==> flow/design.v <==
module mux #(parameter ADDR_WIDTH = 16) (
    output reg  [ADDR_WIDTH -1 :0] out,
    input  wire [ADDR_WIDTH -1 :0] a,
    input  wire [ADDR_WIDTH -1 :0] b,
    input  wire                    sel
);
always @(*) begin
    if (sel) begin
        out = a;
    end
    else begin
        out = b;
    end
end
endmodule
module demux #(parameter ADDR_WIDTH = 16) (
    output reg  [ADDR_WIDTH -1 :0] out1,
    output reg  [ADDR_WIDTH -1 :0] out2,
    input  wire [ADDR_WIDTH -1 :0] in,
    input  wire                    sel
);
always @(*) begin
    out1 = 'd0;
    out2 = 'd0;
    if (sel) begin
        out1 = in;
    end
    else begin
        out2 = in;
    end
end
endmodule
module RoundSaturate #(parameter    IN_WORD_LENGTH    = 9,  IN_INT_LENGTH    = 0, IN_FLOAT_LENGTH    = 8, 
                                    OUT_WORD_LENGTH   = 8, OUT_INT_LENGTH   = 0, OUT_FLOAT_LENGTH   = 7) (
    output reg  signed [OUT_WORD_LENGTH-1:0] i_round_saturated,
    output reg  signed [OUT_WORD_LENGTH-1:0] q_round_saturated,
    input  wire signed [IN_WORD_LENGTH -1:0] i_in,
    input  wire signed [IN_WORD_LENGTH -1:0] q_in
);
wire round_half_up_i;
wire round_half_up_q;
reg saturate_i;
reg saturate_q;
generate
    if (OUT_INT_LENGTH) begin
        assign round_half_up_i    = i_in[IN_FLOAT_LENGTH - OUT_FLOAT_LENGTH -1] && (~i_in[IN_FLOAT_LENGTH + OUT_INT_LENGTH -1 : IN_FLOAT_LENGTH - OUT_FLOAT_LENGTH ]);
        assign round_half_up_q    = q_in[IN_FLOAT_LENGTH - OUT_FLOAT_LENGTH -1] && (~q_in[IN_FLOAT_LENGTH + OUT_INT_LENGTH -1 : IN_FLOAT_LENGTH - OUT_FLOAT_LENGTH ]);
    end
    else begin
        assign round_half_up_i    = i_in[IN_FLOAT_LENGTH - OUT_FLOAT_LENGTH -1] && (~i_in[IN_FLOAT_LENGTH -1 : IN_FLOAT_LENGTH - OUT_FLOAT_LENGTH]); 
        assign round_half_up_q    = q_in[IN_FLOAT_LENGTH - OUT_FLOAT_LENGTH -1] && (~q_in[IN_FLOAT_LENGTH -1 : IN_FLOAT_LENGTH - OUT_FLOAT_LENGTH]);
    end
endgenerate
generate
        if (IN_INT_LENGTH>0 && OUT_INT_LENGTH >0) begin
            always @(*) begin                   
                i_round_saturated = round_half_up_i + {i_in[IN_WORD_LENGTH -1] ,    i_in[IN_FLOAT_LENGTH + OUT_INT_LENGTH -1 : IN_FLOAT_LENGTH ] ,   i_in[ IN_FLOAT_LENGTH -1 : IN_FLOAT_LENGTH - OUT_FLOAT_LENGTH ]};
                q_round_saturated = round_half_up_q + {q_in[IN_WORD_LENGTH -1] ,    q_in[IN_FLOAT_LENGTH + OUT_INT_LENGTH -1 : IN_FLOAT_LENGTH ] ,   q_in[ IN_FLOAT_LENGTH -1 : IN_FLOAT_LENGTH - OUT_FLOAT_LENGTH ]};
                if (i_in[IN_WORD_LENGTH -1]) begin
                    if (!(i_in[IN_FLOAT_LENGTH + IN_INT_LENGTH -1 : IN_FLOAT_LENGTH] == 'd0 || i_in[IN_INT_LENGTH  + IN_FLOAT_LENGTH -1 : IN_FLOAT_LENGTH + OUT_INT_LENGTH] == { ( IN_INT_LENGTH - OUT_INT_LENGTH ) {1'b1} }  )) begin
                        i_round_saturated = {i_in[IN_WORD_LENGTH -1] , { (OUT_WORD_LENGTH -1) {1'b0}} } ;
                    end
                end
                else begin
                    if (i_in[IN_INT_LENGTH  + IN_FLOAT_LENGTH -1 : IN_FLOAT_LENGTH + OUT_INT_LENGTH] ) begin
                       i_round_saturated [OUT_WORD_LENGTH -2:0] = { (OUT_WORD_LENGTH -1) {1'b1}} ;
                    end
                end
                if (q_in[IN_WORD_LENGTH -1]) begin
                    if ((!(q_in[IN_FLOAT_LENGTH + IN_INT_LENGTH -1 : IN_FLOAT_LENGTH] == 'd0 || q_in[IN_INT_LENGTH  + IN_FLOAT_LENGTH -1 : IN_FLOAT_LENGTH + OUT_INT_LENGTH] == { ( IN_INT_LENGTH - OUT_INT_LENGTH ) {1'b1} }  ))) begin
                        q_round_saturated = {q_in[IN_WORD_LENGTH -1] , { (OUT_WORD_LENGTH -1) {1'b0}} } ;
                    end
                end
                else begin
                    if (q_in[IN_INT_LENGTH + IN_FLOAT_LENGTH -1 : IN_FLOAT_LENGTH + OUT_INT_LENGTH]) begin
                       q_round_saturated [OUT_WORD_LENGTH -2:0] = { (OUT_WORD_LENGTH -1) {1'b1}};
                    end
                end 
                if (i_in == { (IN_WORD_LENGTH -1) {1'b1}}) begin
                    i_round_saturated = { (OUT_WORD_LENGTH -1) {1'b0}} ;
                end
                if (q_in == { (IN_WORD_LENGTH -1) {1'b1}}) begin
                    q_round_saturated = { (OUT_WORD_LENGTH -1) {1'b0}};
                end
            end
        end
        else if ((IN_INT_LENGTH>0) && (OUT_INT_LENGTH == 0)) begin
            always @(*) begin
                i_round_saturated = round_half_up_i + {i_in[IN_WORD_LENGTH -1] ,   i_in[ IN_FLOAT_LENGTH -1 : IN_FLOAT_LENGTH - OUT_FLOAT_LENGTH ]};
                q_round_saturated = round_half_up_q + {q_in[IN_WORD_LENGTH -1] ,   q_in[ IN_FLOAT_LENGTH -1 : IN_FLOAT_LENGTH - OUT_FLOAT_LENGTH ]};
                if (i_in[IN_WORD_LENGTH -1]) begin
                    if (!(&i_in[IN_FLOAT_LENGTH + IN_INT_LENGTH -1 : IN_FLOAT_LENGTH])) begin
                        i_round_saturated = {i_in[IN_WORD_LENGTH -1] , { (OUT_WORD_LENGTH -1) {1'b0}} };
                    end
                    if (&i_in[IN_FLOAT_LENGTH + IN_INT_LENGTH -1 : IN_FLOAT_LENGTH - OUT_FLOAT_LENGTH -1]) begin
                        i_round_saturated = { (OUT_WORD_LENGTH -1) {1'b0}};
                    end
                end
                else begin
                    if (i_in[IN_INT_LENGTH  + IN_FLOAT_LENGTH -1 : IN_FLOAT_LENGTH ]) begin
                       i_round_saturated [OUT_WORD_LENGTH -2:0] = { (OUT_WORD_LENGTH -1) {1'b1}}; 
                    end
                    if (&i_in[IN_FLOAT_LENGTH + IN_INT_LENGTH -1 : IN_FLOAT_LENGTH - OUT_FLOAT_LENGTH]) begin
                        i_round_saturated = { (OUT_WORD_LENGTH -1) {1'b1}};
                    end
                end
                if (q_in[IN_WORD_LENGTH -1]) begin
                    if (!(&q_in[IN_FLOAT_LENGTH + IN_INT_LENGTH -1 : IN_FLOAT_LENGTH])) begin
                        q_round_saturated = {q_in[IN_WORD_LENGTH -1] , { (OUT_WORD_LENGTH -1) {1'b0}} };
                    end
                    if (&q_in[IN_FLOAT_LENGTH + IN_INT_LENGTH -1 : IN_FLOAT_LENGTH - OUT_FLOAT_LENGTH -1]) begin
                        q_round_saturated = {(OUT_WORD_LENGTH -1){1'b0}};
                    end
                end
                else begin
                    if (q_in[IN_INT_LENGTH + IN_FLOAT_LENGTH -1 : IN_FLOAT_LENGTH]) begin
                       q_round_saturated [OUT_WORD_LENGTH -2:0] = { (OUT_WORD_LENGTH -1) {1'b1}};
                    end
                    if (&q_in[IN_FLOAT_LENGTH + IN_INT_LENGTH -1 : IN_FLOAT_LENGTH - OUT_FLOAT_LENGTH]) begin
                        q_round_saturated = {(OUT_WORD_LENGTH -1){1'b1}};
                    end
                end  
            end
        end
        else begin
            always @(*) begin
                i_round_saturated =   round_half_up_i +  {i_in[IN_WORD_LENGTH -1] ,i_in[ IN_FLOAT_LENGTH -1 : IN_FLOAT_LENGTH - OUT_FLOAT_LENGTH ]};
                q_round_saturated =   round_half_up_q +  {q_in[IN_WORD_LENGTH -1] ,q_in[ IN_FLOAT_LENGTH -1 : IN_FLOAT_LENGTH - OUT_FLOAT_LENGTH ]};
                if (&i_in[1+ IN_FLOAT_LENGTH -1 : IN_FLOAT_LENGTH - OUT_FLOAT_LENGTH -1]) begin
                    i_round_saturated = { (OUT_WORD_LENGTH -1) {1'b0}};
                end
                if (&q_in[1+ IN_FLOAT_LENGTH -1 : IN_FLOAT_LENGTH - OUT_FLOAT_LENGTH -1]) begin
                    q_round_saturated = { (OUT_WORD_LENGTH -1) {1'b0}};
                end
            end
        end
endgenerate
endmodule
module cmplx_mul #(parameter    IN1_WORD_LENGTH = 16, IN1_INT_LENGTH = 0, IN1_FLOAT_LENGTH = 15,         
                                IN2_WORD_LENGTH = 5,  IN2_INT_LENGTH = 0, IN2_FLOAT_LENGTH = 4,         
                                OUT_WORD_LENGTH = 12, OUT_INT_LENGTH = 0, OUT_FLOAT_LENGTH = 11 ) (     
    output wire signed [OUT_WORD_LENGTH-1:0]    out_i,
    output wire signed [OUT_WORD_LENGTH-1:0]    out_q,
    input  wire signed [IN1_WORD_LENGTH-1:0]    in1_i,
    input  wire signed [IN1_WORD_LENGTH-1:0]    in1_q,
    input  wire signed [IN2_WORD_LENGTH-1:0]    in2_i,
    input  wire signed [IN2_WORD_LENGTH-1:0]    in2_q
);
reg signed [1 + IN1_INT_LENGTH + IN2_INT_LENGTH + 2 + IN1_FLOAT_LENGTH + IN2_FLOAT_LENGTH -1:0] mul_i;
reg signed [1 + IN1_INT_LENGTH + IN2_INT_LENGTH + 2 + IN1_FLOAT_LENGTH + IN2_FLOAT_LENGTH -1:0] mul_q;
reg signed [IN2_WORD_LENGTH-1 +1 :0]    temp1;  
reg signed [IN1_WORD_LENGTH-1 +1 :0]    temp2;  
reg signed [IN1_WORD_LENGTH-1 +1 :0]    temp3;  
reg signed [1 + IN1_INT_LENGTH + IN2_INT_LENGTH + 1 + IN1_FLOAT_LENGTH + IN2_FLOAT_LENGTH -1:0]    temp11;  
reg signed [1 + IN1_INT_LENGTH + IN2_INT_LENGTH + 1 + IN1_FLOAT_LENGTH + IN2_FLOAT_LENGTH -1:0]    temp22; 
reg signed [1 + IN1_INT_LENGTH + IN2_INT_LENGTH + 1 + IN1_FLOAT_LENGTH + IN2_FLOAT_LENGTH -1:0]    temp33; 
always @(*) begin
        temp1 = in2_i + in2_q;
        temp2 = in1_i + in1_q;
        temp3 = in1_q - in1_i;
        temp11 = temp1 * in1_i;
        temp22 = temp2 * in2_q;
        temp33 = temp3 * in2_i;
        mul_i = temp11 - temp22;
        mul_q = temp11 + temp33;
end
RoundSaturate #(    .IN_WORD_LENGTH(1 + IN1_INT_LENGTH + IN2_INT_LENGTH + 2 + IN1_FLOAT_LENGTH + IN2_FLOAT_LENGTH) ,
                    .IN_INT_LENGTH(IN1_INT_LENGTH + IN2_INT_LENGTH + 2),
                    .IN_FLOAT_LENGTH(IN1_FLOAT_LENGTH + IN2_FLOAT_LENGTH),
                    .OUT_WORD_LENGTH(OUT_WORD_LENGTH), 
                    .OUT_INT_LENGTH(OUT_INT_LENGTH), 
                    .OUT_FLOAT_LENGTH(OUT_FLOAT_LENGTH) ) U0_RoundSaturate (
    .i_in(mul_i),
    .q_in(mul_q),
    .i_round_saturated(out_i),
    .q_round_saturated(out_q)
);
endmodule
module radix2 #(parameter   SAMPLE_WORD_LENGTH  = 8, SAMPLE_INT_LENGTH  = 0, SAMPLE_FLOAT_LENGTH  = 7, 
                            TWIDDLE_WORD_LENGTH = 8, TWIDDLE_INT_LENGTH = 0, TWIDDLE_FLOAT_LENGTH = 7) (
    output reg  signed [SAMPLE_WORD_LENGTH -1 :0] out1_i_reg,
    output reg  signed [SAMPLE_WORD_LENGTH -1 :0] out1_q_reg,
    output reg  signed [SAMPLE_WORD_LENGTH -1 :0] out2_i_reg,
    output reg  signed [SAMPLE_WORD_LENGTH -1 :0] out2_q_reg,
    input  wire signed [SAMPLE_WORD_LENGTH -1 :0] in1_i,
    input  wire signed [SAMPLE_WORD_LENGTH -1 :0] in1_q,
    input  wire signed [SAMPLE_WORD_LENGTH -1 :0] in2_i,
    input  wire signed [SAMPLE_WORD_LENGTH -1 :0] in2_q,
    input  wire signed [TWIDDLE_WORD_LENGTH-1 :0] twiddle1_i,
    input  wire signed [TWIDDLE_WORD_LENGTH-1 :0] twiddle1_q,
    input  wire signed [TWIDDLE_WORD_LENGTH-1 :0] twiddle2_i,
    input  wire signed [TWIDDLE_WORD_LENGTH-1 :0] twiddle2_q,
    input  wire                                   ff_en,
    input  wire                                   rst,
    input  wire                                   clk
);
reg  signed [SAMPLE_WORD_LENGTH+1 -1 :0] adder_i_out1,adder_q_out1,adder_i_out2,adder_q_out2;
wire signed [SAMPLE_WORD_LENGTH   -1 :0] out1_i,out1_q,out2_i,out2_q;
always @(posedge clk or negedge rst) begin
    if (!rst) begin
        out1_i_reg <= 'd0;
        out1_q_reg <= 'd0;
        out2_i_reg <= 'd0;
        out2_q_reg <= 'd0;
    end
    else begin
        if (ff_en) begin
            out1_i_reg <= out1_i;
            out1_q_reg <= out1_q;
            out2_i_reg <= out2_i;
            out2_q_reg <= out2_q;
        end
    end
end
always @(*) begin
    adder_i_out1  = in1_i + in2_i;
    adder_q_out1  = in1_q + in2_q;
    adder_i_out2  = in1_i - in2_i;
    adder_q_out2  = in1_q - in2_q;
end
cmplx_mul #(    .IN1_WORD_LENGTH(SAMPLE_WORD_LENGTH+1) , .IN1_INT_LENGTH(SAMPLE_INT_LENGTH+1) , .IN1_FLOAT_LENGTH(SAMPLE_FLOAT_LENGTH ) ,
                .IN2_WORD_LENGTH(TWIDDLE_WORD_LENGTH ) , .IN2_INT_LENGTH(TWIDDLE_INT_LENGTH ) , .IN2_FLOAT_LENGTH(TWIDDLE_FLOAT_LENGTH) ,
                .OUT_WORD_LENGTH(SAMPLE_WORD_LENGTH  ) , .OUT_INT_LENGTH(SAMPLE_INT_LENGTH  ) , .OUT_FLOAT_LENGTH(SAMPLE_FLOAT_LENGTH ) ) 
U1 (
    .out_i (out1_i),
    .out_q (out1_q),
    .in1_i (adder_i_out1),
    .in1_q (adder_q_out1),
    .in2_i (twiddle1_i),
    .in2_q (twiddle1_q)
);
cmplx_mul #(    .IN1_WORD_LENGTH(SAMPLE_WORD_LENGTH+1) , .IN1_INT_LENGTH(SAMPLE_INT_LENGTH+1) , .IN1_FLOAT_LENGTH(SAMPLE_FLOAT_LENGTH ) ,
                .IN2_WORD_LENGTH(TWIDDLE_WORD_LENGTH ) , .IN2_INT_LENGTH(TWIDDLE_INT_LENGTH ) , .IN2_FLOAT_LENGTH(TWIDDLE_FLOAT_LENGTH) ,
                .OUT_WORD_LENGTH(SAMPLE_WORD_LENGTH  ) , .OUT_INT_LENGTH(SAMPLE_INT_LENGTH  ) , .OUT_FLOAT_LENGTH(SAMPLE_FLOAT_LENGTH ) ) 
U2 (                    
    .out_i (out2_i),
    .out_q (out2_q),
    .in1_i (adder_i_out2),
    .in1_q (adder_q_out2),
    .in2_i (twiddle2_i),
    .in2_q (twiddle2_q)
);
endmodule
module fifo #(parameter WORD_LENGTH  = 8, FIFO_DEPTH = 8) (
    output reg  signed [WORD_LENGTH         -1 : 0] data_out,
    output wire                                     empty,
    output wire                                     full,
    output wire        [$clog2(FIFO_DEPTH)  -1 : 0] r_ptr_reg,
    output wire        [$clog2(FIFO_DEPTH)  -1 : 0] w_ptr_reg,
    input  wire signed [WORD_LENGTH         -1 : 0] data_in,
    input  wire                                     w_en,
    input  wire                                     r_en,
    input  wire                                     fft_done,
    input  wire                                     rst,
    input  wire                                     clk
);
localparam PTR_WIDTH = $clog2(FIFO_DEPTH)+1;
reg signed  [WORD_LENGTH -1 : 0] fifo [FIFO_DEPTH -1 : 0];
reg         [PTR_WIDTH   -1 : 0] w_ptr,w_ptr_temp;
reg         [PTR_WIDTH   -1 : 0] r_ptr,r_ptr_temp;
wire                             write;
wire                             read;
always @(posedge clk or negedge rst) begin
    if (!rst) begin
        data_out  <= 'd0;
        w_ptr_temp <= 'd0;
        r_ptr_temp <= 'd0;
    end
    else begin
        w_ptr_temp <= w_ptr;
        r_ptr_temp <= r_ptr;
        if (write) begin
            fifo[w_ptr_temp[PTR_WIDTH-2:0]] <= data_in;
        end
        if (read) begin
            data_out <= fifo[r_ptr_temp[PTR_WIDTH-2:0]];
        end
    end
end
always @(*) begin
    w_ptr = w_ptr_temp;
    r_ptr = r_ptr_temp;
    if (write) begin
        w_ptr = w_ptr_temp + 1'b1;
    end
    if (fft_done) begin
        r_ptr = 'd0;
    end else if (read) begin
        r_ptr = r_ptr_temp + 1'b1;
    end
end
assign full  = (w_ptr_temp[PTR_WIDTH-2:0] == r_ptr_temp[PTR_WIDTH-2:0]) &&  (w_ptr_temp[PTR_WIDTH-1] ^ r_ptr_temp[PTR_WIDTH-1]);
assign empty = (r_ptr_temp == w_ptr_temp);
assign write = w_en && !full;
assign read  = r_en && !empty;
assign w_ptr_reg = w_ptr_temp[$clog2(FIFO_DEPTH)-1 : 0];
assign r_ptr_reg = r_ptr_temp[$clog2(FIFO_DEPTH)-1 : 0];
endmodule
module twiddles #(parameter TWIDDLE_WORD_LENGTH = 8, TWIDDLE_INT_LENGTH = 0, TWIDDLE_FLOAT_LENGTH = 7) (
    output reg  signed  [TWIDDLE_WORD_LENGTH -1 : 0] twiddle_i_reg,
    output reg  signed  [TWIDDLE_WORD_LENGTH -1 : 0] twiddle_q_reg,
    input  wire         [3                   -1 : 0] address,
    input  wire         clk,
    input  wire         rst
);
reg signed [TWIDDLE_WORD_LENGTH -1 : 0] twiddle_i;
reg signed [TWIDDLE_WORD_LENGTH -1 : 0] twiddle_q;
always @(posedge clk or negedge rst) begin
    if (!rst) begin
        twiddle_i_reg <= 'd0;
        twiddle_q_reg <= 'd0;
    end
    else begin
        twiddle_i_reg <= twiddle_i;
        twiddle_q_reg <= twiddle_q;
    end
end
always @(*) begin
    case (address)
        'd0 :   begin 
                    twiddle_i = 8'b01111111; 
                    twiddle_q = 8'b00000000; 
                end
        'd1 :   begin
                    twiddle_i = 8'b01110110;  
                    twiddle_q = 8'b11001111;  
                end
        'd2 :   begin
                    twiddle_i = 8'b01011011;
                    twiddle_q = 8'b10100101;
                end 
        'd3 :   begin
                    twiddle_i = 8'b00110001;  
                    twiddle_q = 8'b10001010;  
                end
        'd4 :   begin
                    twiddle_i = 8'b00000000; 
                    twiddle_q = 8'b10000000; 
                end 
        'd5 :   begin
                    twiddle_i = 8'b11001111; 
                    twiddle_q = 8'b10001010; 
                end 
        'd6 :   begin
                    twiddle_i = 8'b10100101; 
                    twiddle_q = 8'b10100101; 
                end 
        'd7 :   begin
                    twiddle_i = 8'b10001010; 
                    twiddle_q = 8'b11001111; 
                end   
    endcase
end
endmodule
module ctrl #( parameter FIFO_DEPTH = 8) (
    output reg   [3                  -1:0]  twiddle_addr,
    output reg   [5                  -1:0]  counter_r,
    output reg                              fifo1_w_en,
    output reg                              fifo2_w_en,
    output reg                              twiddle_sel,
    output reg                              fifo1_r_en,
    output reg                              fifo2_r_en,
    output wire                             stage_num,
    output wire                             fft_done,
    output wire                             stage4,
    output wire                             idle,
    input  wire  [$clog2(FIFO_DEPTH)  -1:0] r_ptr1,
    input  wire  [$clog2(FIFO_DEPTH)  -1:0] r_ptr2,
    input  wire  [$clog2(FIFO_DEPTH)  -1:0] w_ptr1,
    input  wire  [$clog2(FIFO_DEPTH)  -1:0] w_ptr2,
    input  wire                             fft_strt,
    input  wire                             fifo1_full,
    input  wire                             fifo2_full,
    input  wire                             fifo1_empty,
    input  wire                             fifo2_empty,
    input  wire                             rst,
    input  wire                             clk
);
reg [3 -1 : 0] current_state,next_state;
reg [5 -1 : 0] counter;
reg [2 -1 : 0] stg2_counter,stg2_counter_r;
reg stage1_done, stage2_done, stage3_done, stage4_done ;
localparam  IDLE   = 3'b000,
            STAGE1 = 3'b001,
            STAGE2 = 3'b010,
            STAGE3 = 3'b011,
            STAGE4 = 3'b100;
always @(posedge clk or negedge rst) begin
    if (!rst) begin
        current_state  <= 'd0;
        counter_r      <= 'd0;
        stg2_counter_r <= 'd0;
    end
    else begin
        current_state  <= next_state;
        counter_r      <= counter;
        stg2_counter_r <= stg2_counter;
    end
end
always @(*) begin
    case (current_state)
        IDLE :      begin
                        if (fft_strt) begin
                            next_state = STAGE1;
                            counter = counter_r + 'd1;
                        end
                        else begin
                            next_state = IDLE;
                            counter    = 'd0;
                        end
                        stg2_counter   =  'd0;
                        twiddle_sel    = 1'b1;
                        twiddle_addr   =  'd0;
                        fifo1_w_en     =  'd0;
                        fifo2_w_en     =  'd0;
                        fifo1_r_en     =  'd0;
                        fifo2_r_en     =  'd0;
                        stage1_done    = 1'b0;
                        stage2_done    = 1'b0;
                        stage3_done    = 1'b0;
                        stage4_done    = 1'b0;
                    end
        STAGE1:     begin
                        stage1_done  = (w_ptr2 == 'd8);
                        stage2_done  = 1'b0;
                        stage3_done  = 1'b0;
                        stage4_done  = 1'b0;
                        twiddle_sel  = 1'b0;
                        stg2_counter =  'd0;
                        if (stage1_done) begin
                            next_state = STAGE2;
                            counter    = 'd31;
                        end
                        else begin
                            next_state = STAGE1;
                            counter    = counter_r + 1'b1;
                        end
                        if (counter_r[1:0] == 'd2) begin
                            twiddle_addr = 'd4;
                        end
                        else begin
                            twiddle_addr = 'd0;
                        end
                        fifo1_w_en  =  counter_r[1] && (w_ptr1 != 'd8);
                        fifo2_w_en  = ~counter_r[1] && (counter_r != 'd1);
                        fifo1_r_en  =  'd0;
                        fifo2_r_en  =  'd0; 
                    end
        STAGE2:     begin
                        stage1_done = 1'b0;
                        stage2_done = (r_ptr2 == 'd9) ;
                        stage3_done = 1'b0;
                        stage4_done = 1'b0;
                        if (stage2_done) begin
                            next_state = STAGE3;
                            counter    = 'd0;
                            stg2_counter = 'd0;
                        end
                        else begin
                            next_state = STAGE2;
                            counter    = counter_r + 1'b1;
                            if (stg2_counter_r < 'd3) begin  
                                stg2_counter = stg2_counter_r + 1'b1;
                            end
                            else begin
                                stg2_counter = stg2_counter_r;
                            end
                        end
                        case (counter_r[2:0])
                            'd3:  twiddle_addr = 'd0;
                            'd4:  twiddle_addr = 'd4;
                            'd5:  twiddle_addr = 'd2;
                            'd6:  twiddle_addr = 'd6; 
                            default: twiddle_addr = 'd0;
                        endcase
                        if (counter_r[2:0] > 'd5 ) begin
                            twiddle_sel  = ~counter_r[0];
                        end
                        else begin
                            twiddle_sel  = !(|counter_r[2:0]);
                        end
                        fifo1_w_en   = (counter_r[2:0] > 'd1) && (counter_r[2:0] < 'd6); 
                        fifo2_w_en   = ((counter_r[2:0] > 'd5) || (counter_r[2:0] < 'd2)) && (stg2_counter_r > 'd2);  
                        fifo1_r_en   =  counter_r[0];
                        fifo2_r_en   = ~counter_r[0];
                    end
        STAGE3:     begin
                        stage1_done  = 1'b0;
                        stage2_done  = 1'b0;
                        stage3_done  = (w_ptr2 == 'd7);
                        stage4_done  = 1'b0;
                        if (stage3_done) begin
                            next_state = STAGE4;
                            counter = 'd0;
                        end
                        else begin
                            next_state = STAGE3;
                            counter = counter_r + 'd1;
                        end
                        case (counter_r)
                            'd06:    twiddle_addr = 'd4;
                            'd07:    twiddle_addr = 'd2;
                            'd08:    twiddle_addr = 'd6;
                            'd09:    twiddle_addr = 'd1;
                            'd10:    twiddle_addr = 'd5;
                            'd11:    twiddle_addr = 'd3;
                            'd12:    twiddle_addr = 'd7;
                            default: twiddle_addr = 'd0;
                        endcase
                        stg2_counter =  'd0;
                        if (counter_r > 'd5) begin
                            twiddle_sel  = ~counter_r[0];
                        end 
                        else begin
                            twiddle_sel  = !(|counter_r);
                        end
                        fifo1_w_en   =  (counter_r < 'd8); 
                        fifo2_w_en   =  (counter_r > 'd7) && (counter_r < 'd16);
                        fifo1_r_en   =  counter_r[0];
                        fifo2_r_en   = ~counter_r[0];
                    end
        STAGE4:     begin
                        stage1_done  = 1'b0;
                        stage2_done  = 1'b0;
                        stage3_done  = 1'b0;
                        stage4_done  = (w_ptr2 == 'd0);
                        if (stage4_done) begin
                            next_state  = IDLE;
                            counter     = 'd0;
                        end
                        else begin
                            next_state  = STAGE4;
                            counter     = counter_r + 'd1;
                        end
                        twiddle_addr = 'd0;
                        twiddle_sel  = 'd0;
                        stg2_counter = 'd0;
                        fifo1_w_en   =  (counter_r < 'd8); 
                        fifo2_w_en   =  (counter_r > 'd7) && (counter_r < 'd16);
                        fifo1_r_en   =  counter_r[0];
                        fifo2_r_en   = ~counter_r[0];
                    end
        default:    begin
                        stage1_done  = 1'b0;
                        stage2_done  = 1'b0;
                        stage3_done  = 1'b0;
                        stage4_done  = 1'b0;
                        next_state   = IDLE;
                        counter      = 'd0;
                        twiddle_addr = 'd0;
                        twiddle_sel  = 'd0;
                        stg2_counter = 'd0;
                        fifo1_w_en   = 1'b0; 
                        fifo2_w_en   = 1'b0;
                        fifo1_r_en   = 1'b0;
                        fifo2_r_en   = 1'b0;
        end
    endcase
end
assign stage_num = (current_state[1] | current_state[2]);  
assign fft_done  = stage4_done;
assign stage4    = (current_state == STAGE4);
assign idle      = (current_state == IDLE);
endmodule
module fft #(parameter SAMPLE_WORD_LENGTH  = 8, SAMPLE_INT_LENGTH  = 0, SAMPLE_FLOAT_LENGTH  = 7, FIFO_DEPTH = 16) (
    output wire signed [SAMPLE_WORD_LENGTH -1 : 0]  fifo1_dout_i,
    output wire signed [SAMPLE_WORD_LENGTH -1 : 0]  fifo1_dout_q,
    output wire signed [SAMPLE_WORD_LENGTH -1 : 0]  fifo2_dout_i,
    output wire signed [SAMPLE_WORD_LENGTH -1 : 0]  fifo2_dout_q,
    input  wire signed [SAMPLE_WORD_LENGTH -1 : 0]  din_i,
    input  wire signed [SAMPLE_WORD_LENGTH -1 : 0]  din_q,
    input  wire                                     strt_pulse,
    input  wire                                     valid_in,
    input  wire                                     rst,
    input  wire                                     clk,
    output wire                                     idle,
    output wire                                     res_valid,
    output wire signed [SAMPLE_WORD_LENGTH -1 : 0]  res_i,
    output wire signed [SAMPLE_WORD_LENGTH -1 : 0]  res_q
);
localparam  TWIDDLE_WORD_LENGTH  = 8, 
            TWIDDLE_INT_LENGTH   = 0, 
            TWIDDLE_FLOAT_LENGTH = 7,
            PTR_WIDTH            = $clog2(FIFO_DEPTH);
wire in_sel;
wire signed [SAMPLE_WORD_LENGTH -1 :0] out1_i_reg;
wire signed [SAMPLE_WORD_LENGTH -1 :0] out1_q_reg;
wire signed [SAMPLE_WORD_LENGTH -1 :0] out2_i_reg;
wire signed [SAMPLE_WORD_LENGTH -1 :0] out2_q_reg;
wire signed [SAMPLE_WORD_LENGTH -1 :0] in1_i;
wire signed [SAMPLE_WORD_LENGTH -1 :0] in1_q;
wire signed [SAMPLE_WORD_LENGTH -1 :0] in2_i;
wire signed [SAMPLE_WORD_LENGTH -1 :0] in2_q;
wire signed [SAMPLE_WORD_LENGTH -1 :0] fifo1_din_i;
wire signed [SAMPLE_WORD_LENGTH -1 :0] fifo1_din_q;
wire signed [SAMPLE_WORD_LENGTH -1 :0] fifo2_din_i;
wire signed [SAMPLE_WORD_LENGTH -1 :0] fifo2_din_q;
reg  signed [SAMPLE_WORD_LENGTH -1 :0] din_i_r;
reg  signed [SAMPLE_WORD_LENGTH -1 :0] din_q_r;
wire signed [TWIDDLE_WORD_LENGTH-1 :0] twiddle1_i;
wire signed [TWIDDLE_WORD_LENGTH-1 :0] twiddle1_q;
wire signed [TWIDDLE_WORD_LENGTH-1 :0] twiddle2_i;
wire signed [TWIDDLE_WORD_LENGTH-1 :0] twiddle2_q;
wire signed [SAMPLE_WORD_LENGTH -1 :0] in_i,in_fb_i;
wire signed [SAMPLE_WORD_LENGTH -1 :0] in_q,in_fb_q;
reg valid_in_r,valid_in_r_r,valid_in_r_r_r,strt_pulse_r;
wire [5                  -1 : 0] counter;
wire [SAMPLE_WORD_LENGTH -1 : 0] temp_i, temp_q;
wire [PTR_WIDTH          -1 : 0] r_ptr1,r_ptr2,w_ptr1,w_ptr2;
mux #(.ADDR_WIDTH(SAMPLE_WORD_LENGTH)) mux_U3 (
    .out(in_fb_i),
    .a  (fifo2_dout_i),
    .b  (fifo1_dout_i),
    .sel(counter[0])
);
mux #(.ADDR_WIDTH(SAMPLE_WORD_LENGTH)) mux_U4 (
    .out(in_fb_q),
    .a  (fifo2_dout_q),
    .b  (fifo1_dout_q),
    .sel(counter[0])
);
wire stage_num;
mux #(.ADDR_WIDTH(SAMPLE_WORD_LENGTH)) mux_U5 (
    .out(in_i),
    .a  (in_fb_i),
    .b  (din_i_r),
    .sel(stage_num)
);
mux #(.ADDR_WIDTH(SAMPLE_WORD_LENGTH)) mux_U6 (
    .out(in_q),
    .a  (in_fb_q),
    .b  (din_q_r),
    .sel(stage_num)
);
demux #(.ADDR_WIDTH(SAMPLE_WORD_LENGTH)) demux_U0 (
    .out1(in2_i ),
    .out2(in1_i ),
    .in  (in_i ),
    .sel (counter[0])
);
demux #(.ADDR_WIDTH(SAMPLE_WORD_LENGTH)) demux_U1 (
    .out1(in2_q ),
    .out2(in1_q ),
    .in  (in_q  ),
    .sel (counter[0])
);
reg signed [TWIDDLE_WORD_LENGTH -1 : 0] twiddle1_i_r,twiddle1_q_r;
reg signed [SAMPLE_WORD_LENGTH  -1 : 0] in1_i_r,in1_q_r;
radix2 #(   .SAMPLE_WORD_LENGTH (SAMPLE_WORD_LENGTH), .SAMPLE_INT_LENGTH (SAMPLE_INT_LENGTH), .SAMPLE_FLOAT_LENGTH (SAMPLE_FLOAT_LENGTH),
            .TWIDDLE_WORD_LENGTH(TWIDDLE_WORD_LENGTH), .TWIDDLE_INT_LENGTH(TWIDDLE_INT_LENGTH), .TWIDDLE_FLOAT_LENGTH(TWIDDLE_FLOAT_LENGTH)) radix2_U0 (
    .out1_i_reg(out1_i_reg),
    .out1_q_reg(out1_q_reg),
    .out2_i_reg(out2_i_reg),
    .out2_q_reg(out2_q_reg),
    .in1_i     (in1_i_r),
    .in1_q     (in1_q_r),
    .in2_i     (in2_i),
    .in2_q     (in2_q),
    .twiddle1_i(twiddle1_i_r),
    .twiddle1_q(twiddle1_q_r),
    .twiddle2_i(twiddle2_i),
    .twiddle2_q(twiddle2_q),
    .ff_en     (counter[0]),
    .rst       (rst),
    .clk       (clk)
);
mux #(.ADDR_WIDTH(SAMPLE_WORD_LENGTH)) mux_U0 (
    .out(temp_i),
    .a  (out2_i_reg),
    .b  (out1_i_reg),
    .sel(counter[0])
);
mux #(.ADDR_WIDTH(SAMPLE_WORD_LENGTH)) mux_U1 (
    .out(temp_q),
    .a  (out2_q_reg ),
    .b  (out1_q_reg ),
    .sel(counter[0])
);
wire [SAMPLE_WORD_LENGTH*2 -1 : 0] fifo1_dout,fifo2_dout;
wire fifo1_full,fifo2_full,fifo1_w_en,fifo2_w_en,fifo1_r_en,fifo2_r_en,fifo1_empty,fifo2_empty;
demux #(.ADDR_WIDTH(SAMPLE_WORD_LENGTH)) demux_U2 (
    .out1(fifo1_din_i),
    .out2(fifo2_din_i),
    .in  (temp_i ),
    .sel (fifo1_w_en)
);
demux #(.ADDR_WIDTH(SAMPLE_WORD_LENGTH)) demux_U3 (
    .out1(fifo1_din_q),
    .out2(fifo2_din_q),
    .in  (temp_q ),
    .sel (fifo1_w_en)
);
wire fft_done;
fifo #(.WORD_LENGTH(2 * SAMPLE_WORD_LENGTH), .FIFO_DEPTH(FIFO_DEPTH)) fifo_U0 (
    .data_out  (fifo1_dout),
    .empty     (fifo1_empty),
    .full      (fifo1_full),
    .r_ptr_reg (r_ptr1),
    .w_ptr_reg (w_ptr1),
    .data_in   ({fifo1_din_i,fifo1_din_q}),
    .w_en      (fifo1_w_en && valid_in_r_r_r),
    .r_en      (fifo1_r_en),
    .fft_done  (fft_done),
    .rst       (rst),
    .clk       (clk)
); 
fifo #(.WORD_LENGTH(2 * SAMPLE_WORD_LENGTH), .FIFO_DEPTH(FIFO_DEPTH)) fifo_U1 (
    .data_out  (fifo2_dout),
    .empty     (fifo2_empty),
    .full      (fifo2_full),
    .r_ptr_reg (r_ptr2),
    .w_ptr_reg (w_ptr2),
    .data_in   ({fifo2_din_i,fifo2_din_q}),
    .w_en      (fifo2_w_en && valid_in_r_r_r),
    .r_en      (fifo2_r_en),
    .fft_done  (fft_done),
    .rst       (rst),
    .clk       (clk)
);
wire [TWIDDLE_WORD_LENGTH -1 : 0] twiddle_i_reg,twiddle_q_reg;
wire [3                   -1 : 0] address;
twiddles #(.TWIDDLE_WORD_LENGTH(TWIDDLE_WORD_LENGTH), .TWIDDLE_INT_LENGTH(TWIDDLE_INT_LENGTH), .TWIDDLE_FLOAT_LENGTH(TWIDDLE_FLOAT_LENGTH) ) twiddles_U0 (
    .twiddle_i_reg (twiddle_i_reg),
    .twiddle_q_reg (twiddle_q_reg),
    .address       (address),
    .clk           (clk),
    .rst           (rst)
);
wire            twiddle_sel;
wire            stage4;
ctrl #(.FIFO_DEPTH (FIFO_DEPTH)) ctrl_U0 (
    .twiddle_addr  (address),
    .counter_r     (counter),
    .fifo1_w_en    (fifo1_w_en),
    .fifo2_w_en    (fifo2_w_en),
    .r_ptr1        (r_ptr1),
    .r_ptr2        (r_ptr2),
    .w_ptr1        (w_ptr1),
    .w_ptr2        (w_ptr2),
    .twiddle_sel   (twiddle_sel),
    .fifo1_r_en    (fifo1_r_en),
    .fifo2_r_en    (fifo2_r_en),
    .stage_num     (stage_num),
    .stage4        (stage4),
    .idle          (idle),
    .fft_done      (fft_done),
    .fft_strt   (strt_pulse_r),
    .fifo1_full    (fifo1_full),
    .fifo2_full    (fifo2_full),
    .fifo1_empty   (fifo1_empty),
    .fifo2_empty   (fifo2_empty),
    .rst           (rst),
    .clk           (clk)
);
demux #(.ADDR_WIDTH(TWIDDLE_WORD_LENGTH)) demux_U4 (
    .out1(twiddle1_i ),
    .out2(twiddle2_i ),
    .in  (twiddle_i_reg),
    .sel (twiddle_sel)
);
demux #(.ADDR_WIDTH(TWIDDLE_WORD_LENGTH)) demux_U5 (
    .out1(twiddle1_q ),
    .out2(twiddle2_q ),
    .in  (twiddle_q_reg),
    .sel (twiddle_sel)
);
always @(posedge clk or negedge rst) begin
    if (!rst) begin
        twiddle1_i_r    <= 'd0;
        twiddle1_q_r    <= 'd0;
        in1_i_r         <= 'd0;
        in1_q_r         <= 'd0;
        din_i_r         <= 'd0;
        din_q_r         <= 'd0;
        valid_in_r      <= 'd0;
        valid_in_r_r    <= 'd0;
        valid_in_r_r_r  <= 'd0;
        strt_pulse_r    <= 'd0;
    end
    else begin
        if (twiddle_sel) begin
            twiddle1_i_r <= twiddle1_i;
            twiddle1_q_r <= twiddle1_q;
        end
        in1_i_r        <= in1_i;
        in1_q_r        <= in1_q;
        din_i_r        <= din_i;
        din_q_r        <= din_q;
        valid_in_r     <= valid_in;
        valid_in_r_r   <= valid_in_r;
        valid_in_r_r_r <= valid_in_r_r;
        strt_pulse_r   <= strt_pulse;
    end
end
assign fifo1_dout_i = $signed(fifo1_dout[2*SAMPLE_WORD_LENGTH -1 : SAMPLE_WORD_LENGTH]);
assign fifo1_dout_q = $signed(fifo1_dout[  SAMPLE_WORD_LENGTH -1 : 0                 ]);
assign fifo2_dout_i = $signed(fifo2_dout[2*SAMPLE_WORD_LENGTH -1 : SAMPLE_WORD_LENGTH]);
assign fifo2_dout_q = $signed(fifo2_dout[  SAMPLE_WORD_LENGTH -1 : 0                 ]);
assign res_valid = stage4 && valid_in_r_r_r && ((fifo1_w_en && !fifo1_full) || (fifo2_w_en && !fifo2_full));
assign res_i     = temp_i;
assign res_q     = temp_q;
endmodule
module fft16 (
    input  wire              clk,
    input  wire              rst_n,
    input  wire              start,
    input  wire signed [8:0] din_i,
    input  wire signed [8:0] din_q,
    output wire              ready,
    output wire              dout_valid,
    output wire signed [8:0] dout_i,
    output wire signed [8:0] dout_q
);
wire signed [8:0] fifo1_dout_i, fifo1_dout_q, fifo2_dout_i, fifo2_dout_q;
fft #(.SAMPLE_WORD_LENGTH(9), .SAMPLE_INT_LENGTH(0), .SAMPLE_FLOAT_LENGTH(8), .FIFO_DEPTH(16)) u_fft (
    .fifo1_dout_i (fifo1_dout_i),
    .fifo1_dout_q (fifo1_dout_q),
    .fifo2_dout_i (fifo2_dout_i),
    .fifo2_dout_q (fifo2_dout_q),
    .din_i        (din_i),
    .din_q        (din_q),
    .strt_pulse   (start),
    .valid_in     (1'b1),
    .rst          (rst_n),
    .clk          (clk),
    .idle         (ready),
    .res_valid    (dout_valid),
    .res_i        (dout_i),
    .res_q        (dout_q)
);
endmodule
Subject: tool reports on fft16

Hi,

### Reports on fft16

Each step is given for the RTL above and for the edited RTL.
"original" refers to lines of the RTL above, "edited" to lines of the edited file.
"change" is "edited" less "original", of the values as shown; "rel. change" is that difference over "original", in percent.
Not given: -

| set-up | value |
|---|---|
| design top | fft16 |
| clock input | clk |
| cell library | sky130hd |
| library corner | tt_025C_1v80 |

### The edit

Unified diff, file above to edited file.
This change comes from a script, not from a designer. No optimisation was intended, and the edited design may behave differently.

```diff
@@ -270,5 +270,5 @@
         w_ptr_temp <= w_ptr;
         r_ptr_temp <= r_ptr;
-        if (write) begin
+        begin
             fifo[w_ptr_temp[PTR_WIDTH-2:0]] <= data_in;
         end
```

### After elaboration

Source: Yosys, flattened and elaborated. Widths are those after wreduce. Registers that Yosys merges into a memory's read port (data or address) are not register bits. Print and check cells do not count.
Memory sizes are those after Yosys's memory passes, which may raise the word count (mostly to a power of two), join words into wider ones and drop unused or constant bits.

Cells by class:

| what | original | edited | change | rel. change (%) |
|---|---|---|---|---|
| muxes and demuxes | 69 | 69 | 0 | 0.00 |
| bitwise gates (word level) | 9 | 9 | 0 | 0.00 |
| equality and inequality tests | 82 | 82 | 0 | 0.00 |
| add/subtract/negate cells | 25 | 25 | 0 | 0.00 |
| $lt $le $gt $ge | 10 | 10 | 0 | 0.00 |
| $mul | 6 | 6 | 0 | 0.00 |
| reductions and logical operators | 89 | 89 | 0 | 0.00 |

Operator list:

| operator | original | edited | change | rel. change (%) |
|---|---|---|---|---|
| AND reduction 3 bit | 36 | 4 | -32 | -88.89 |
| AND reduction 2 bit | 0 | 32 | +32 | - |
| == test 4 bit with constant B | 32 | 32 | 0 | 0.00 |
| 2-to-1 mux 9 bit | 30 | 30 | 0 | 0.00 |
| logical AND 1 bit | 17 | 17 | 0 | 0.00 |
| == test 4 x 3 -> 1 bit with constant B | 16 | 16 | 0 | 0.00 |
| 2-to-1 mux 5 bit | 9 | 9 | 0 | 0.00 |
| == test 4 x 2 -> 1 bit with constant B | 8 | 8 | 0 | 0.00 |
| logical NOT 1 bit | 7 | 7 | 0 | 0.00 |
| 2-to-1 mux 1 bit | 7 | 7 | 0 | 0.00 |
| adder 5 x 1 -> 5 bit with constant B | 6 | 6 | 0 | 0.00 |
| 2-to-1 mux 8 bit | 6 | 6 | 0 | 0.00 |

The list need not be complete.

Bit counts:

| what | original | edited | change | rel. change (%) |
|---|---|---|---|---|
| elaborated cells | 347 | 347 | 0 | 0.00 |
| output and inout port bits | 20 | 20 | 0 | 0.00 |
| clocked read ports x word width | 15 | 15 | 0 | 0.00 |
| flip-flop bits (word level) | 742 | 742 | 0 | 0.00 |
| input bits | 21 | 21 | 0 | 0.00 |
| memory cells | 1 | 1 | 0 | 0.00 |
| bits in read-only memories | 120 | 120 | 0 | 0.00 |

Memories:

| what | original | edited |
|---|---|---|
| shape (words x width / read and write ports) | 8 x 15 bit 1R0W | 8 x 15 bit 1R0W |

### Longest topological paths

Yosys ltp: most cells in a row. Word level: on the elaborated netlist, between registers, memories and ports. Mapped: between sequential cells and ports; inverters and the memories' decode and read muxes count.

Depth:

| what | original | edited | change | rel. change (%) |
|---|---|---|---|---|
| depth after elaboration | 14 | 14 | 0 | 0.00 |
| ABC_AREA | 0 | 0 | - | - |
| depth in mapped cells | 55 | 55 | 0 | 0.00 |
| depth with buffers taken out | 51 | 51 | 0 | 0.00 |

### Netlist

Yosys stat after the flow's synthesis: flattened, memories mapped to cells. It holds for the ABC_AREA given above (unset counts as 0); a run with the other value may have another netlist.

Cells by type:

| type | original | edited | change | rel. change (%) |
|---|---|---|---|---|
| sky130_fd_sc_hd__a22oi_1 | 126 | 100 | -26 | -20.63 |
| sky130_fd_sc_hd__o21ai_0 | 145 | 121 | -24 | -16.55 |
| sky130_fd_sc_hd__nand2_1 | 374 | 351 | -23 | -6.15 |
| sky130_fd_sc_hd__a21o_1 | 37 | 56 | +19 | +51.35 |
| sky130_fd_sc_hd__a211oi_1 | 4 | 23 | +19 | +475.00 |
| sky130_fd_sc_hd__nor2_1 | 368 | 351 | -17 | -4.62 |
| sky130_fd_sc_hd__inv_1 | 659 | 643 | -16 | -2.43 |
| sky130_fd_sc_hd__nand3_1 | 64 | 50 | -14 | -21.88 |
| sky130_fd_sc_hd__o21bai_1 | 34 | 47 | +13 | +38.24 |
| sky130_fd_sc_hd__o221ai_1 | 19 | 8 | -11 | -57.89 |

The list need not be complete.

Synthesis totals:

| what | original | edited | change | rel. change (%) |
|---|---|---|---|---|
| mapped flip-flops | 744 | 744 | 0 | 0.00 |
| mapped cells | 4,821 | 4,782 | -39 | -0.81 |
| sequential part of the area (um^2) | 21,500.6 | 21,500.6 | 0.0 | 0.00 |
| buffers | 153 | 160 | +7 | +4.58 |
| chip area (Yosys) (um^2) | 52,904.5 | 52,875.7 | -28.8 | -0.05 |

The figures by module come from a second, unflattened synthesis with its own total; it is not the netlist above.

Second synthesis, totals:

| what | original | edited | change | rel. change (%) |
|---|---|---|---|---|
| cell total of the unflattened synthesis | 5,352 | 5,400 | +48 | +0.90 |
| area total of the unflattened synthesis (um^2) | 58,302.2 | 58,317.2 | +15.0 | +0.03 |

Rows give one instance, submodules left out.

By module, original:

| module | area (um^2) | cells | times used | sequential area (um^2) |
|---|---|---|---|---|
| fifo | 12,425.7 | 772 | 2 | 9,349.0 |
| cmplx_mul | 12,250.5 | 1,467 | 2 | 0.0 |
| radix2 | 2,879.0 | 291 | 1 | 900.9 |
| fft | 1,684.1 | 80 | 1 | 1,401.3 |
| RoundSaturate | 624.3 | 88 | 2 | 0.0 |
| ctrl (FIFO_DEPTH=16) | 929.6 | 114 | 1 | 250.2 |
| mux (ADDR_WIDTH=9) | 146.4 | 10 | 6 | 0.0 |

original: Further modules, not shown: 4.

By module, edited:

| module | area (um^2) | cells | times used | sequential area (um^2) |
|---|---|---|---|---|
| fifo | 12,410.7 | 792 | 2 | 9,349.0 |
| cmplx_mul | 12,250.5 | 1,467 | 2 | 0.0 |
| radix2 | 2,879.0 | 291 | 1 | 900.9 |
| fft | 1,684.1 | 80 | 1 | 1,401.3 |
| RoundSaturate | 624.3 | 88 | 2 | 0.0 |
| ctrl (FIFO_DEPTH=16) | 974.7 | 122 | 1 | 250.2 |
| mux (ADDR_WIDTH=9) | 146.4 | 10 | 6 | 0.0 |

edited: Further modules, not shown: 4.

### Worst setup path after synthesis

Path of least setup slack by OpenSTA after synthesis, without wires, with an ideal clock, recovery checks aside; 20% of the period is set as input and as output delay. Where synthesis merged equal registers, the netlist keeps one of their names.

Timing path post-synthesis:

| what | original | edited | change | rel. change (%) |
|---|---|---|---|---|
| kind | register to register | register to register | - | - |
| from | reg u_fft.ctrl_U0.counter_r[0] | reg u_fft.ctrl_U0.counter_r[0] | - | - |
| to | reg u_fft.radix2_U0.out2_q_reg[7] | reg u_fft.radix2_U0.out2_i_reg[5] | - | - |
| time at the first pin (ns) | 0.000 | 0.000 | 0.000 | - |
| library setup time (ns) | 0.099 | 0.078 | -0.021 | - |
| clock period (ns) | 10.0 | 10.0 | 0.0 | 0.00 |
| arrival time (ns) | 10.856 | 11.525 | +0.669 | +6.16 |
| path delay (ns) | 10.955 | 11.603 | +0.648 | +5.92 |
| required time (ns) | 9.901 | 9.922 | +0.021 | +0.21 |
| path slack (ns) | -0.956 | -1.603 | -0.647 | - |
| stages on the path | 49 | 51 | +2 | +4.08 |
| path buffers | 5 | 5 | 0 | 0.00 |
| synthesis period reached (ns) | 10.956 | 11.603 | +0.647 | +5.91 |

"path delay" = arrival - input delay + setup time.
"stages on the path": output pins that drive a net of the path, with the launching flip-flop's if there is one; two outputs of one cell count as two.
"synthesis period reached" = period - worst setup slack (recovery checks aside). The figure is calculated, with input and output delays left at 20% of the set period.
The rows between start and end are the longest chain of elaborated cells between them; the timing report does not say that the signal goes this way. Where chains are equally long, one stands for them.
A line is the first line of the expression or statement that the cell stems from. Yosys adds cells for indexed reads and writes and turns some case tables into memories.

| on the way, post-synthesis, original | value |
|---|---|
| cells stage by stage | sky130_fd_sc_hd__dfrtp_1 -> sky130_fd_sc_hd__buf_6 -> sky130_fd_sc_hd__inv_1 -> sky130_fd_sc_hd__clkbuf_1 -> sky130_fd_sc_hd__clkbuf_1 -> sky130_fd_sc_hd__ha_1 -> sky130_fd_sc_hd__nor2b_1 -> sky130_fd_sc_hd__a211o_1 -> (+33 left out) -> sky130_fd_sc_hd__nor2_1 -> sky130_fd_sc_hd__nor2_1 -> sky130_fd_sc_hd__ha_1 -> sky130_fd_sc_hd__nand3_2 -> sky130_fd_sc_hd__a2111oi_0 -> sky130_fd_sc_hd__a211oi_2 -> sky130_fd_sc_hd__xnor2_1 -> sky130_fd_sc_hd__a311oi_1 |
| cells in the longest elaborated chain | 14 |
| elaborated cells on any way between the ends | 37 |
| those cells by class | add/sub: 6; mul: 2; compare: 2; mux: 16; logic: 2; reduce/logical: 9 |

Ends and longest elaborated chain, post-synthesis, original:

| what | line | text |
|---|---|---|
| start, declared | 357 | `output reg   [5                  -1:0]  counter_r,` |
| start, assigned | 391 | `counter_r      <= 'd0;` |
| start, assigned | 396 | `counter_r      <= counter;` |
| OR reduction 5 bit | 515 | `twiddle_sel  = !(\|counter_r);` |
| logical NOT 1 bit | 515 |  |
| 2-to-1 mux 1 bit | 511 | `if (counter_r > 'd5) begin` |
| case mux 1 bit (select 3 bit) | 401 | `case (current_state)` |
| (+7 left out) | - |  |
| 2-to-1 mux 8 bit | 116 | `if (q_in[IN_INT_LENGTH + IN_FLOAT_LENGTH -1 : IN_FLOAT_LENGTH]) begin` |
| 2-to-1 mux 9 bit | 119 | `if (&q_in[IN_FLOAT_LENGTH + IN_INT_LENGTH -1 : IN_FLOAT_LENGTH - OUT_FLOAT_LENGTH]) begin` |
| 2-to-1 mux 9 bit | 107 | `if (q_in[IN_WORD_LENGTH -1]) begin` |
| end, assigned | 204 | `out2_q_reg <= 'd0;` |
| end, assigned | 211 | `out2_q_reg <= out2_q;` |
| end, declared | 184 | `output reg  signed [SAMPLE_WORD_LENGTH -1 :0] out2_q_reg,` |

| on the way, post-synthesis, edited | value |
|---|---|
| cells stage by stage | sky130_fd_sc_hd__dfrtp_1 -> sky130_fd_sc_hd__clkbuf_1 -> sky130_fd_sc_hd__inv_1 -> sky130_fd_sc_hd__clkbuf_1 -> sky130_fd_sc_hd__clkbuf_1 -> sky130_fd_sc_hd__ha_1 -> sky130_fd_sc_hd__or3b_1 -> sky130_fd_sc_hd__a311oi_2 -> (+35 left out) -> sky130_fd_sc_hd__ha_1 -> sky130_fd_sc_hd__nand2_1 -> sky130_fd_sc_hd__a311o_1 -> sky130_fd_sc_hd__or4b_2 -> sky130_fd_sc_hd__o211ai_1 -> sky130_fd_sc_hd__xnor2_1 -> sky130_fd_sc_hd__nor2_1 -> sky130_fd_sc_hd__o2bb2ai_1 |
| cells in the longest elaborated chain | 14 |
| elaborated cells on any way between the ends | 37 |
| those cells by class | add/sub: 6; mul: 2; compare: 2; mux: 16; logic: 2; reduce/logical: 9 |

Ends and longest elaborated chain, post-synthesis, edited:

| what | line | text |
|---|---|---|
| start, declared | 357 | `output reg   [5                  -1:0]  counter_r,` |
| start, assigned | 391 | `counter_r      <= 'd0;` |
| start, assigned | 396 | `counter_r      <= counter;` |
| OR reduction 5 bit | 515 | `twiddle_sel  = !(\|counter_r);` |
| logical NOT 1 bit | 515 |  |
| 2-to-1 mux 1 bit | 511 | `if (counter_r > 'd5) begin` |
| case mux 1 bit (select 3 bit) | 401 | `case (current_state)` |
| (+7 left out) | - |  |
| 2-to-1 mux 8 bit | 100 | `if (i_in[IN_INT_LENGTH  + IN_FLOAT_LENGTH -1 : IN_FLOAT_LENGTH ]) begin` |
| 2-to-1 mux 9 bit | 103 | `if (&i_in[IN_FLOAT_LENGTH + IN_INT_LENGTH -1 : IN_FLOAT_LENGTH - OUT_FLOAT_LENGTH]) begin` |
| 2-to-1 mux 9 bit | 91 | `if (i_in[IN_WORD_LENGTH -1]) begin` |
| end, assigned | 203 | `out2_i_reg <= 'd0;` |
| end, assigned | 210 | `out2_i_reg <= out2_i;` |
| end, declared | 183 | `output reg  signed [SAMPLE_WORD_LENGTH -1 :0] out2_i_reg,` |

### Worst path after layout

Path of least setup slack in the final report of each run of pair 1 (OpenROAD, finished layout, wires in). Where an end is a register, its clock arrival counts in the times.

Timing path after layout:

| what | original | edited | change | rel. change (%) |
|---|---|---|---|---|
| kind | register to register | register to register | - | - |
| from | reg u_fft.ctrl_U0.current_state[2] | reg u_fft.ctrl_U0.counter_r[0] | - | - |
| to | reg u_fft.radix2_U0.out1_q_reg[7] | reg u_fft.radix2_U0.out2_i_reg[5] | - | - |
| clock period (ns) | 9.91 | 9.91 | 0.00 | 0.00 |
| arrival time (ns) | 10.23 | 10.69 | +0.46 | +4.50 |
| stages on the path | 46 | 45 | -1 | -2.17 |
| required time (ns) | 10.45 | 10.49 | +0.04 | +0.38 |
| library setup time (ns) | 0.08 | 0.07 | -0.01 | - |
| path buffers | 4 | 4 | 0 | 0.00 |
| path slack (ns) | 0.22 | -0.20 | -0.42 | - |
| time at the first pin (ns) | 0.66 | 0.65 | -0.01 | -1.52 |

The rows between start and end are the longest chain of elaborated cells between them; the timing report does not say that the signal goes this way. Where chains are equally long, one stands for them.

| on the way, after layout, original | value |
|---|---|
| cells stage by stage | sky130_fd_sc_hd__dfrtp_2 -> sky130_fd_sc_hd__or2_4 -> sky130_fd_sc_hd__buf_4 -> sky130_fd_sc_hd__and2_0 -> sky130_fd_sc_hd__o21ai_1 -> sky130_fd_sc_hd__buf_4 -> sky130_fd_sc_hd__ha_2 -> sky130_fd_sc_hd__o21a_1 -> (+30 left out) -> sky130_fd_sc_hd__nand3b_1 -> sky130_fd_sc_hd__mux2i_2 -> sky130_fd_sc_hd__o311ai_4 -> sky130_fd_sc_hd__or4b_1 -> sky130_fd_sc_hd__nand4_1 -> sky130_fd_sc_hd__xor2_1 -> sky130_fd_sc_hd__a21oi_1 -> sky130_fd_sc_hd__a21oi_1 |
| cells in the longest elaborated chain | 13 |
| elaborated cells on any way between the ends | 23 |
| RTL lines with such cells | 16 |
| those cells by class | add/sub: 5; mul: 2; mux: 9; logic: 2; reduce/logical: 5 |

Ends and longest elaborated chain, after layout, original:

| what | line | text |
|---|---|---|
| start, declared | 379 | `reg [3 -1 : 0] current_state,next_state;` |
| start, assigned | 390 | `current_state  <= 'd0;` |
| start, assigned | 395 | `current_state  <= next_state;` |
| OR 1 bit | 560 | `assign stage_num = (current_state[1] \| current_state[2]);` |
| 2-to-1 mux 9 bit | 8 | `if (sel) begin` |
| 2-to-1 mux 9 bit | 25 | `if (sel) begin` |
| adder 9 x 9 -> 10 bit | 217 | `adder_q_out1  = in1_q + in2_q;` |
| (+6 left out) | - |  |
| 2-to-1 mux 8 bit | 116 | `if (q_in[IN_INT_LENGTH + IN_FLOAT_LENGTH -1 : IN_FLOAT_LENGTH]) begin` |
| 2-to-1 mux 9 bit | 119 | `if (&q_in[IN_FLOAT_LENGTH + IN_INT_LENGTH -1 : IN_FLOAT_LENGTH - OUT_FLOAT_LENGTH]) begin` |
| 2-to-1 mux 9 bit | 107 | `if (q_in[IN_WORD_LENGTH -1]) begin` |
| end, assigned | 202 | `out1_q_reg <= 'd0;` |
| end, assigned | 209 | `out1_q_reg <= out1_q;` |
| end, declared | 182 | `output reg  signed [SAMPLE_WORD_LENGTH -1 :0] out1_q_reg,` |

| on the way, after layout, edited | value |
|---|---|
| cells stage by stage | sky130_fd_sc_hd__dfrtp_4 -> sky130_fd_sc_hd__inv_4 -> sky130_fd_sc_hd__ha_4 -> sky130_fd_sc_hd__or3b_4 -> sky130_fd_sc_hd__a311oi_4 -> sky130_fd_sc_hd__buf_4 -> sky130_fd_sc_hd__buf_4 -> sky130_fd_sc_hd__buf_4 -> (+29 left out) -> sky130_fd_sc_hd__ha_2 -> sky130_fd_sc_hd__nand2_1 -> sky130_fd_sc_hd__a311o_1 -> sky130_fd_sc_hd__or4b_4 -> sky130_fd_sc_hd__o211ai_1 -> sky130_fd_sc_hd__xnor2_1 -> sky130_fd_sc_hd__nor2_1 -> sky130_fd_sc_hd__o2bb2ai_1 |
| cells in the longest elaborated chain | 14 |
| elaborated cells on any way between the ends | 37 |
| those cells by class | add/sub: 6; mul: 2; compare: 2; mux: 16; logic: 2; reduce/logical: 9 |

Ends and longest elaborated chain, after layout, edited:

| what | line | text |
|---|---|---|
| start, declared | 357 | `output reg   [5                  -1:0]  counter_r,` |
| start, assigned | 391 | `counter_r      <= 'd0;` |
| start, assigned | 396 | `counter_r      <= counter;` |
| OR reduction 5 bit | 515 | `twiddle_sel  = !(\|counter_r);` |
| logical NOT 1 bit | 515 |  |
| 2-to-1 mux 1 bit | 511 | `if (counter_r > 'd5) begin` |
| case mux 1 bit (select 3 bit) | 401 | `case (current_state)` |
| (+7 left out) | - |  |
| 2-to-1 mux 8 bit | 100 | `if (i_in[IN_INT_LENGTH  + IN_FLOAT_LENGTH -1 : IN_FLOAT_LENGTH ]) begin` |
| 2-to-1 mux 9 bit | 103 | `if (&i_in[IN_FLOAT_LENGTH + IN_INT_LENGTH -1 : IN_FLOAT_LENGTH - OUT_FLOAT_LENGTH]) begin` |
| 2-to-1 mux 9 bit | 91 | `if (i_in[IN_WORD_LENGTH -1]) begin` |
| end, assigned | 203 | `out2_i_reg <= 'd0;` |
| end, assigned | 210 | `out2_i_reg <= out2_i;` |
| end, declared | 183 | `output reg  signed [SAMPLE_WORD_LENGTH -1 :0] out2_i_reg,` |

### Flow runs

Both versions went through the flow (Yosys, OpenROAD) with the same settings in each pair. Constraints: input delay and output delay 20% of the set period each, output load 0.01 pF.

| flow settings, pair 1 | value |
|---|---|
| period_ns | 9.91 |
| CAP_MARGIN | 20 |
| CORE_MARGIN | 2 |
| CORE_UTILIZATION | 40 |
| SLEW_MARGIN | 20 |

Results, pair 1:

| what | original | edited | change | rel. change (%) |
|---|---|---|---|---|
| worst hold slack (ns) | 0.350 | 0.359 | +0.009 | - |
| area of the synthesized netlist (um^2) | 52,904.5 | 52,875.7 | -28.8 | -0.05 |
| worst setup slack after layout (ns) | 0.221 | -0.203 | -0.424 | - |
| post-route setup TNS (ns) | 0.000 | -0.653 | -0.653 | - |
| utilization of the finished layout | 0.493 | 0.498 | +0.005 | - |
| overall die area (um^2) | 135,185.0 | 135,115.0 | -70.0 | -0.05 |

| flow settings, pair 2 | value |
|---|---|
| CAP_MARGIN | 35 |
| CELL_PAD_IN_SITES_DETAIL_PLACEMENT | 1 |
| CELL_PAD_IN_SITES_GLOBAL_PLACEMENT | 3 |
| CORE_MARGIN | 8 |
| CORE_UTILIZATION | 25 |
| CTS_CLUSTER_DIAMETER | 292 |
| MAX_ROUTING_LAYER | met4 |
| PLACE_DENSITY_LB_ADDON | 0.13 |
| SETUP_SLACK_MARGIN | 2.27 |
| SLEW_MARGIN | 35 |
| period_ns | 16.3 |

Results, pair 2:

| what | original | edited | change | rel. change (%) |
|---|---|---|---|---|
| worst hold slack (ns) | 0.350 | 0.348 | -0.002 | - |
| area of the synthesized netlist (um^2) | 52,904.5 | 52,875.7 | -28.8 | -0.05 |
| worst setup slack after layout (ns) | 3.708 | 3.694 | -0.014 | - |
| post-route setup TNS (ns) | 0.000 | 0.000 | 0.000 | - |
| utilization of the finished layout | 0.288 | 0.288 | 0.000 | - |
| overall die area (um^2) | 226,595.0 | 226,476.0 | -119.0 | -0.05 |

Regards
